==> flow/design.v <==
`timescale 1ns / 1ps
module skin_detection(
    input clk,
    input n_rst,
    input [23:0] i_vid_data,
    input i_vid_hsync,
    input i_vid_vsync,
    input i_vid_VDE,
    input [3:0] sw,
    output reg [23:0] o_vid_data,
    output reg o_vid_hsync,
    output reg o_vid_vsync,
    output reg o_vid_VDE
);
    localparam [7:0] skin_y = 8'd80;
    localparam [7:0] skin_cb_min = 8'd70;  
    localparam [7:0] skin_cb_max = 8'd135;  
    localparam [7:0] skin_cr_min = 8'd120;  
    localparam [7:0] skin_cr_max = 8'd180;   
    reg signed [8:0] y, ytemp;
    reg signed [8:0] cb;
    reg signed [8:0] cr;
    reg signed [8:0] rtemp,gtemp,btemp, rtemp2, gtemp2, btemp2;
    localparam [7:0] r  = 8'd255;
    localparam [7:0] g = 8'd0;
    localparam [7:0] b = 8'd255;
    wire [7:0] red, green, blue;
    assign {red, blue, green} = i_vid_data;
    wire hsync = i_vid_hsync;
    wire vsync = i_vid_vsync;
    wire VDE = i_vid_VDE;
    always @(posedge clk) begin
        if(sw == 4'd1) begin
        ytemp <= 16+ (256*red+green*645+blue*98)/1000;
        cb <= (577*(btemp-ytemp))/1000+128;
        cr <= (713*(rtemp-ytemp))/1000+128;
        y <= ytemp;
        rtemp <= red;
        gtemp <= green;
        btemp <= blue;
        rtemp2 <= rtemp;
        gtemp2 <= gtemp;
        btemp2 <= btemp;
        if(y > skin_y && skin_cb_min < cb && skin_cb_max > cb && skin_cr_min < cr && skin_cr_max > cr) begin
            o_vid_data[23:16] <= rtemp2;
            o_vid_data[15:8] <= btemp2;
            o_vid_data[7:0] <= gtemp2;
        end else begin
            o_vid_data[23:16] <= r;
            o_vid_data[15:8] <= b;
            o_vid_data[7:0] <= g;
        end
        o_vid_hsync <=  hsync;
        o_vid_vsync <=  vsync;
        o_vid_VDE <=  VDE;
    end
    end
endmodule
`timescale 1ns / 1ps
module inversion(
    input clk,
    input n_rst,
    input [23:0] i_vid_data,
    input i_vid_hsync,
    input i_vid_vsync,
    input i_vid_VDE,
    input [3:0] sw,
    output reg [23:0] o_vid_data,
    output reg o_vid_hsync,
    output reg o_vid_vsync,
    output reg o_vid_VDE
);
    wire [7:0] red, green, blue;
    assign {red, green, blue} = i_vid_data;
 always @(posedge clk) begin
        if(sw == 4'd2) begin
            o_vid_data[23:16] <= 255-red;
            o_vid_data[15:8] <= 255-green;
            o_vid_data[7:0] <= 255-blue;
        end
        o_vid_hsync <= i_vid_hsync;
        o_vid_vsync <=  i_vid_vsync;
        o_vid_VDE <=  i_vid_VDE;
        end
endmodule
`timescale 1ns / 1ps
module position(
input clk,
    input n_rst,
    input [23:0] i_vid_data,
    input i_vid_hsync,
    input i_vid_vsync,
    input i_vid_VDE,
    input [3:0] sw,
    output reg [23:0] o_vid_data,
    output reg o_vid_hsync,
    output reg o_vid_vsync,
    output reg o_vid_VDE
);
    wire [7:0] red, green, blue;
    reg [16:0] vcount, hcount;
    reg [16:0] vcount_q, hcount_q;
    assign {red, blue, green} = i_vid_data;
    always @* begin
        hcount = hcount_q;
        vcount = vcount_q;
        if(!n_rst) begin
            hcount = 0;
            vcount = 0;
        end else
            if(i_vid_VDE) begin
        if(hcount_q>=16'd1919) begin
            hcount = 0;
            if(vcount_q>=16'd1079)
                vcount =0;
         else vcount = vcount_q +1;
    end else hcount = hcount_q +1;
    end
    end
    always @(posedge clk) begin
        hcount_q <= hcount;
        vcount_q <= vcount;
    end
    wire [7:0] grey = (3*red)/100 + (59*green)/100 + (11*blue)/100;
     always @(posedge clk) begin
           if(sw == 4'd3) begin
             if (hcount > 200 && hcount < 800) begin
                o_vid_data[23:16] <= grey;
                 o_vid_data[15:8] <= grey; 
                 o_vid_data[7:0] <= grey;         
           end
           else
             o_vid_data <= i_vid_data;
           end
           o_vid_hsync <= i_vid_hsync;
           o_vid_vsync <=  i_vid_vsync;
           o_vid_VDE <=  i_vid_VDE;
           end
endmodule
`timescale 1ns / 1ps
module colour_change #
(
    parameter DATA_WIDTH = 24  
)
(
    input  wire                   clk,
    input  wire                   n_rst,
    input  wire [DATA_WIDTH-1:0] i_vid_data,
    input  wire                  i_vid_hsync,
    input  wire                  i_vid_vsync,
    input  wire                  i_vid_VDE,
    output reg [DATA_WIDTH-1:0] o_vid_data,
    output reg                  o_vid_hsync,
    output reg                  o_vid_vsync,
    output reg                  o_vid_VDE,
    input wire [3:0] btn,
    input wire [3:0] sw,
    output wire [3:0] led 
);
 assign led = 4'd0;
 wire [23:0] out1, out2,out3;
   wire hsync, vsync, vde, hsync2, vsync2, vde2, hsync3, vsync3, vde3;
   always@* begin
       case(sw)
           4'd1:begin o_vid_data=out1;
           o_vid_hsync = hsync;
           o_vid_vsync = vsync;
           o_vid_VDE = vde;
           end
           4'd2: begin 
            o_vid_data=out2;
            o_vid_hsync = hsync2;
            o_vid_vsync = vsync2;
            o_vid_VDE = vde2;
           end
           4'd3: begin 
           o_vid_data=out3;
           o_vid_hsync = hsync3;
           o_vid_vsync = vsync3;
           o_vid_VDE = vde3;
          end
          default: begin
           o_vid_data=i_vid_data;
           o_vid_hsync = i_vid_hsync;
           o_vid_vsync = i_vid_vsync;
           o_vid_VDE = i_vid_VDE;
           end
       endcase
   end
   skin_detection skin(.clk(clk), .n_rst(n_rst), .i_vid_data(i_vid_data), .i_vid_hsync(i_vid_hsync), .i_vid_vsync(i_vid_vsync), .i_vid_VDE(i_vid_VDE), .o_vid_data(out1), .o_vid_hsync(hsync), .o_vid_vsync(vsync), .o_vid_VDE(vde), .sw(sw));
   inversion inverse(.clk(clk), .n_rst(n_rst), .i_vid_data(i_vid_data), .i_vid_hsync(i_vid_hsync), .i_vid_vsync(i_vid_vsync), .i_vid_VDE(i_vid_VDE), .o_vid_data(out2), .o_vid_hsync(hsync2), .o_vid_vsync(vsync2), .o_vid_VDE(vde2), .sw(sw));
   position pos(.clk(clk), .n_rst(n_rst), .i_vid_data(i_vid_data), .i_vid_hsync(i_vid_hsync), .i_vid_vsync(i_vid_vsync), .i_vid_VDE(i_vid_VDE), .o_vid_data(out3), .o_vid_hsync(hsync3), .o_vid_vsync(vsync3), .o_vid_VDE(vde3), .sw(sw));
endmodule
--- tool output ---
== Reports on colour_change ==
Each step is given for the RTL above and for the edited RTL.
Lines under "original" count in the file above, lines under "edited" in the edited file.
"difference" is "edited" less "original", of the values as shown.
Operators: Yosys type, input widths -> output width; for muxes data width and select width s.
Library cell names are shortened.
The mark -- stands for no value.
Set-up
  top module: colour_change
  clock: clk
  cell library: sky130hd
  timing corner: tt_025C_1v80

== Diff ==
Unified diff, file above to edited file.
A script made this edit. It changes what the design does and was not meant as an optimisation.
begin of diff
@@ -146,5 +146,5 @@
     input  wire                   clk,
     input  wire                   n_rst,
-    input  wire [DATA_WIDTH-1:0] i_vid_data,
+    input  wire [DATA_WIDTH-1:0] i_vid_data_ext,
     input  wire                  i_vid_hsync,
     input  wire                  i_vid_vsync,
@@ -158,4 +158,6 @@
     output wire [3:0] led 
 );
+ reg [DATA_WIDTH-1:0] i_vid_data;
+ always @(posedge clk) i_vid_data <= i_vid_data_ext;
  assign led = 4'd0;
  wire [23:0] out1, out2,out3;
end of diff

== After elaboration ==
Yosys after proc, flatten, opt, wreduce and memory -nomap, before mapping. Enables and synchronous resets that opt folds into registers are not counted as muxes. Memory bits, and registers merged into a memory's read port (data or address), are not among the register bits. Print and check cells are not counted. Equal cells are merged and count once.
Word-level totals
  register bits: original 179, edited 203, difference +24
  bits of input ports: original 37, edited 37, difference 0
  output and inout port bits: original 31, edited 31, difference 0
  cells after elaboration: original 79, edited 80, difference +1
Operators by class
  add/subtract/negate cells: original 13, edited 13, difference 0
  multipliers: original 7, edited 7, difference 0
  div/mod/pow operators: original 6, edited 6, difference 0
  $lt $le $gt $ge: original 8, edited 8, difference 0
  equality and inequality tests: original 3, edited 3, difference 0
  mux-type cells: original 10, edited 10, difference 0
  reductions and logical operators: original 6, edited 6, difference 0
Operator list
  $logic_and 1x1->1: original 5, edited 5, difference 0
  $div 32x7->32 const B: original 3, edited 3, difference 0
  $mux 17: original 3, edited 3, difference 0
  $mux 8: original 3, edited 3, difference 0
  $pmux 1 s2: original 3, edited 3, difference 0
  $sub 8x8->8 const A: original 3, edited 3, difference 0
  $add 8x8->8: original 2, edited 2, difference 0
  $add 9x9->9 const B: original 2, edited 2, difference 0
  $div 32x11->32 const B: original 2, edited 2, difference 0
  $eq 4x2->1 const B: original 2, edited 2, difference 0
  $gt 8x9->1 const A: original 2, edited 2, difference 0
  $lt 7x9->1 const A: original 2, edited 2, difference 0
  $mul 11x32->32 const A: original 2, edited 2, difference 0
  $sub 9x9->10: original 2, edited 2, difference 0
  $add 16x32->32: original 1, edited 1, difference 0
  $add 17x1->17 const B: original 1, edited 1, difference 0
  $add 32x32->32: original 1, edited 1, difference 0
  $add 5x9->9 const A: original 1, edited 1, difference 0
  $div 32x10->32 const B: original 1, edited 1, difference 0
  $eq 4x1->1 const B: original 1, edited 1, difference 0
  $ge 17x11->1 const B: original 1, edited 1, difference 0
  $gt 17x8->1 const B: original 1, edited 1, difference 0
  $gt 9x7->1 const B: original 1, edited 1, difference 0
  $lt 17x10->1 const B: original 1, edited 1, difference 0
  $mul 2x8->10 const A: original 1, edited 1, difference 0
  $mul 4x8->12 const A: original 1, edited 1, difference 0
  $mul 6x8->14 const A: original 1, edited 1, difference 0
  $mul 8x10->18 const B: original 1, edited 1, difference 0
Not every row of either side is listed.

== Depth ==
Depth = most cells in a row (Yosys ltp): at word level without a register or memory, in the mapped netlist without a sequential cell, where the memories' decode and read muxes count.
Depth
  word-level depth: original 7, edited 7, difference 0
  ABC_AREA: original 0, edited 0
  gate-level depth with buffers: original 68, edited 69, difference +1

== Mapped cells and area ==
The flow's flattened synthesis, as Yosys stat reports it; memories are mapped. The netlist is that of the ABC_AREA named above (0 if unset); the other value can give another one.
Mapped netlist
  cells in the netlist: original 3106, edited 3027, difference -79
  mapped area (um^2): original 26120.1, edited 25811.0, difference -309.1
  area of sequential cells (um^2): original 5175.0, edited 5655.4, difference +480.4
  flip-flop cells: original 179, edited 203, difference +24
Cells by type
  nand2_1: original 304, edited 195, difference -109
  dfxtp_1: original 20, edited 44, difference +24
  nor3_1: original 58, edited 79, difference +21
  o211ai_1: original 45, edited 26, difference -19
  a22oi_1: original 17, edited 36, difference +19
  nor2_1: original 230, edited 248, difference +18
  a2111oi_0: original 4, edited 22, difference +18
  o21ai_0: original 163, edited 180, difference +17
  nand3_1: original 67, edited 83, difference +16
  o21a_1: original 16, edited 32, difference +16
  inv_1: original 251, edited 236, difference -15
  xor2_1: original 70, edited 84, difference +14
  o22ai_1: original 28, edited 14, difference -14
  a21oi_1: original 171, edited 184, difference +13
  clkbuf_1: original 46, edited 58, difference +12
  a21o_1: original 45, edited 55, difference +10
  o31ai_1: original 25, edited 15, difference -10
  o21ai_1: original 22, edited 14, difference -8
Not every row of either side is listed.
By module: a second synthesis without flattening, with its own total; a netlist apart from the flattened one above.
Second synthesis, totals
  cells (unflattened synthesis): original 3377, edited 3423, difference +46
  area total of the unflattened synthesis (um^2): original 28307.1, edited 28925.2, difference +618.1
Each row is one instance without its submodules.
Modules, original
  skin_detection: instances 1, cells 2285, area 19070.8 um^2, sequential area 3333.2 um^2
  position: instances 1, cells 840, area 6825.3 um^2, sequential area 1121.1 um^2
  colour_change: instances 1, cells 200, area 1525.2 um^2, sequential area 0.0 um^2
  inversion: instances 1, cells 52, area 885.8 um^2, sequential area 780.7 um^2
Modules, edited
  skin_detection: instances 1, cells 2285, area 19070.8 um^2, sequential area 3333.2 um^2
  position: instances 1, cells 840, area 6825.3 um^2, sequential area 1121.1 um^2
  colour_change: instances 1, cells 246, area 2143.3 um^2, sequential area 480.5 um^2
  inversion: instances 1, cells 52, area 885.8 um^2, sequential area 780.7 um^2

== Path before layout ==
OpenSTA on the mapped netlist: ideal clock, no wires. The path of least setup slack (recovery checks aside). Input and output delay are each 20% of the period. Register names are those of the netlist, which keeps one name where synthesis merged equal registers.
Path post-synthesis
  path kind: original input to register, edited register to register
  start: original input port i_vid_data[0], edited register skin.rtemp[0]
  end: original register pos.o_vid_data[23], edited register skin.cr[8]
  period (ns): original 20.0, edited 20.0, difference 0.0
  external input delay (ns): original 4.000
  library setup time (ns): original 0.254, edited 0.262, difference +0.008
  launch time at the first pin (ns): original 4.000, edited 0.000, difference -4.000
  arrival time (ns): original 16.220, edited 14.257, difference -1.963
  required time (ns): original 19.746, edited 19.738, difference -0.008
  slack (ns): original 3.526, edited 5.481, difference +1.955
  path delay (ns): original 12.474, edited 14.519, difference +2.045
  driving pins on the path: original 56, edited 65, difference +9
  synthesis period reached (ns): original 16.474, edited 14.519, difference -1.955
"path delay" is the arrival time less input delay plus setup time.
"driving pins on the path": output pins that drive a net of the path, with the launching flip-flop's if there is one; two outputs of one cell count as two.
"synthesis period reached" = period - worst setup slack (recovery checks aside). The figure is calculated, with input and output delays left at 20% of the set period.
Between the ends stands the longest chain of elaborated cells between them, by number of cells; it is not shown to be the way that was timed. Of several equally long chains one is given.
Each line given opens the expression or statement behind the cell; cells for indexed reads and writes are added by Yosys, which also makes memories of some case tables.
Between the ends, post-synthesis, original
  cell sequence: fa_1 inv_1 fa_1 fa_1 inv_1 ha_1 nor2b_1 o21ai_0 a21oi_1 o21ai_0 a21boi_1 o21ai_0 a21oi_1 o21ai_0 nand3_1 a2111o_1 a41o_1 o31ai_1 (+20 left out) maj3_1 maj3_1 mux2i_1 o21ai_1 xor2_1 o2111ai_1 fa_1 ha_1 inv_1 fa_1 nor2b_1 o21ai_0 nand2b_1 a21o_1 a21oi_1 xor2_1 nand2b_1 nand2_1
  cells in the longest elaborated chain: 5
  elaborated cells on any way between the ends: 5
  RTL lines with such cells: 2
RTL lines, path post-synthesis, original
  from (decl): RTL line 148  | input  wire [DATA_WIDTH-1:0] i_vid_data,
  $mul 6x8->14: RTL line 124  | wire [7:0] grey = (3*red)/100 + (59*green)/100 + (11*blue)/100;
  $div 32x7->32: RTL line 124
  $add 8x8->8 (2 in a row): RTL line 124
  $mux 8: RTL line 127  | if (hcount > 200 && hcount < 800) begin
  to (assign): RTL line 128  | o_vid_data[23:16] <= grey;
  to (assign): RTL line 133  | o_vid_data <= i_vid_data;
  to (decl): RTL line 95  | output reg [23:0] o_vid_data,
Between the ends, post-synthesis, edited
  cell sequence: edfxtp_1 inv_1 ha_1 inv_1 fa_1 nand2_1 nand2_1 a21oi_1 o21ai_0 a21oi_1 o21bai_1 a21oi_1 xor2_1 ha_1 xor2_1 ha_1 inv_1 fa_1 (+29 left out) a41oi_1 nor3_1 o32a_1 a31oi_2 buf_2 nand4_1 o21ai_0 a21oi_1 xor2_1 a21oi_1 nor2_1 o41ai_1 ha_1 nand2_1 a21oi_1 and2_1 a21oi_1 xor2_1
  cells in the longest elaborated chain: 4
  elaborated cells on any way between the ends: 4
  RTL lines with such cells: 1
RTL lines, path post-synthesis, edited
  from (decl): RTL line 23  | reg signed [8:0] rtemp,gtemp,btemp, rtemp2, gtemp2, btemp2;
  from (assign): RTL line 38  | rtemp <= red;
  $sub 9x9->10: RTL line 36  | cr <= (713*(rtemp-ytemp))/1000+128;
  $mul 11x32->32: RTL line 36
  $div 32x11->32: RTL line 36
  $add 9x9->9: RTL line 36
  to (assign): RTL line 36
  to (decl): RTL line 22  | reg signed [8:0] cr;

== Path in the finished layout ==
Path of least setup slack in the final report of each run of pair A (OpenROAD, finished layout, wires in). Where an end is a register, its clock arrival counts in the times.
Path post-layout
  path kind: original register to register, edited register to register
  start: original register skin.ytemp[0], edited register skin.btemp[0]
  end: original register skin.cr[8], edited register skin.cb[8]
  period (ns): original 18.1, edited 18.1, difference 0.0
  library setup time (ns): original 0.27, edited 0.25, difference -0.02
  launch time at the first pin (ns): original 0.44, edited 0.53, difference +0.09
  arrival time (ns): original 17.07, edited 17.15, difference +0.08
  required time (ns): original 18.26, edited 18.37, difference +0.11
  slack (ns): original 1.19, edited 1.22, difference +0.03
  driving pins on the path: original 62, edited 58, difference -4
Between the ends stands the longest chain of elaborated cells between them, by number of cells; it is not shown to be the way that was timed. Of several equally long chains one is given.
Between the ends, post-layout, original
  cell sequence: edfxtp_1 ha_1 inv_1 fa_1 nand2_1 nand2_1 a21oi_1 o21bai_1 a21oi_1 o21bai_1 a21oi_1 xor2_1 buf_4 inv_1 fa_1 xnor2_1 ha_1 inv_1 (+26 left out) a211oi_2 o41ai_2 mux2i_4 o211ai_1 o31a_1 o221ai_1 nand3_1 mux2_4 a222oi_1 a41oi_1 a21oi_2 inv_1 ha_1 nand2_1 nand3_1 nand2_1 o22ai_2 xnor2_1
  cells in the longest elaborated chain: 4
  elaborated cells on any way between the ends: 4
  RTL lines with such cells: 1
RTL lines, path post-layout, original
  from (decl): RTL line 20  | reg signed [8:0] y, ytemp;
  from (assign): RTL line 34  | ytemp <= 16+ (256*red+green*645+blue*98)/1000;
  $sub 9x9->10: RTL line 36  | cr <= (713*(rtemp-ytemp))/1000+128;
  $mul 11x32->32: RTL line 36
  $div 32x11->32: RTL line 36
  $add 9x9->9: RTL line 36
  to (assign): RTL line 36
  to (decl): RTL line 22  | reg signed [8:0] cr;
Between the ends, post-layout, edited
  cell sequence: edfxtp_1 inv_1 ha_1 inv_1 fa_1 and3_1 o21a_1 o21ai_0 nand2b_1 a21o_1 a21o_1 xnor2_1 ha_1 fa_1 ha_1 ha_1 ha_1 ha_1 (+22 left out) nand3_1 a211o_1 o31ai_4 a31oi_1 and2_1 o21ai_4 mux2i_1 a21oi_2 a31oi_2 o21ai_1 a211oi_2 or2_2 inv_1 ha_1 a21oi_1 nor4_1 a211o_1 xnor2_1
  cells in the longest elaborated chain: 4
  elaborated cells on any way between the ends: 4
  RTL lines with such cells: 1
RTL lines, path post-layout, edited
  from (decl): RTL line 23  | reg signed [8:0] rtemp,gtemp,btemp, rtemp2, gtemp2, btemp2;
  from (assign): RTL line 40  | btemp <= blue;
  $sub 9x9->10: RTL line 35  | cb <= (577*(btemp-ytemp))/1000+128;
  $mul 11x32->32: RTL line 35
  $div 32x11->32: RTL line 35
  $add 9x9->9: RTL line 35
  to (assign): RTL line 35
  to (decl): RTL line 21  | reg signed [8:0] cb;

== Layout results ==
Both versions went through the flow (Yosys, OpenROAD) with the same settings in each pair. Constraints: input delay and output delay 20% of the set period each, output load 0.01 pF.
Flow settings, pair A
  CORE_UTILIZATION: 40
  period_ns: 18.1
  CAP_MARGIN: 20
  CORE_MARGIN: 2
  SLEW_MARGIN: 20
Results, pair A
  synthesized cell area (um^2): original 26120.1, edited 25811.0, difference -309.1
  total die area (um^2): original 67361.0, edited 66574.3, difference -786.7
  standard-cell area after routing (um^2): original 28298.4, edited 28225.8, difference -72.6
  post-route utilization: original 0.439, edited 0.44, difference +0.001
  setup slack of the worst path (ns): original 1.186, edited 1.216, difference +0.030
  setup total negative slack (ns): original 0.000, edited 0.000, difference 0.000
  lowest hold slack (ns): original 0.422, edited 0.420, difference -0.002
  achieved period (ns): original 16.914, edited 16.884, difference -0.030
Flow settings, pair B
  ABC_AREA: 1
  CAP_MARGIN: 10
  CELL_PAD_IN_SITES_DETAIL_PLACEMENT: 0
  CORE_UTILIZATION: 23
  MAX_ROUTING_LAYER: met5
  PLACE_DENSITY_LB_ADDON: 0.03
  TNS_END_PERCENT: 95
  period_ns: 15.5
  CORE_MARGIN: 2
  SLEW_MARGIN: 20
Results, pair B
  synthesized cell area (um^2): original 24151.9, edited 24385.9, difference +234.0
  total die area (um^2): original 107617.0, edited 108646.0, difference +1029.0
  standard-cell area after routing (um^2): original 27283.7, edited 27735.4, difference +451.7
  post-route utilization: original 0.263, edited 0.263, difference 0.000
  setup slack of the worst path (ns): original 1.248, edited 1.875, difference +0.627
  setup total negative slack (ns): original 0.000, edited 0.000, difference 0.000
  lowest hold slack (ns): original 0.423, edited 0.412, difference -0.011
  achieved period (ns): original 14.252, edited 13.625, difference -0.627
"achieved period" is the run's clock period less its worst setup slack. It is reckoned from that one timing run; input and output delays stay at 20% of the period that was set.
--- end ---
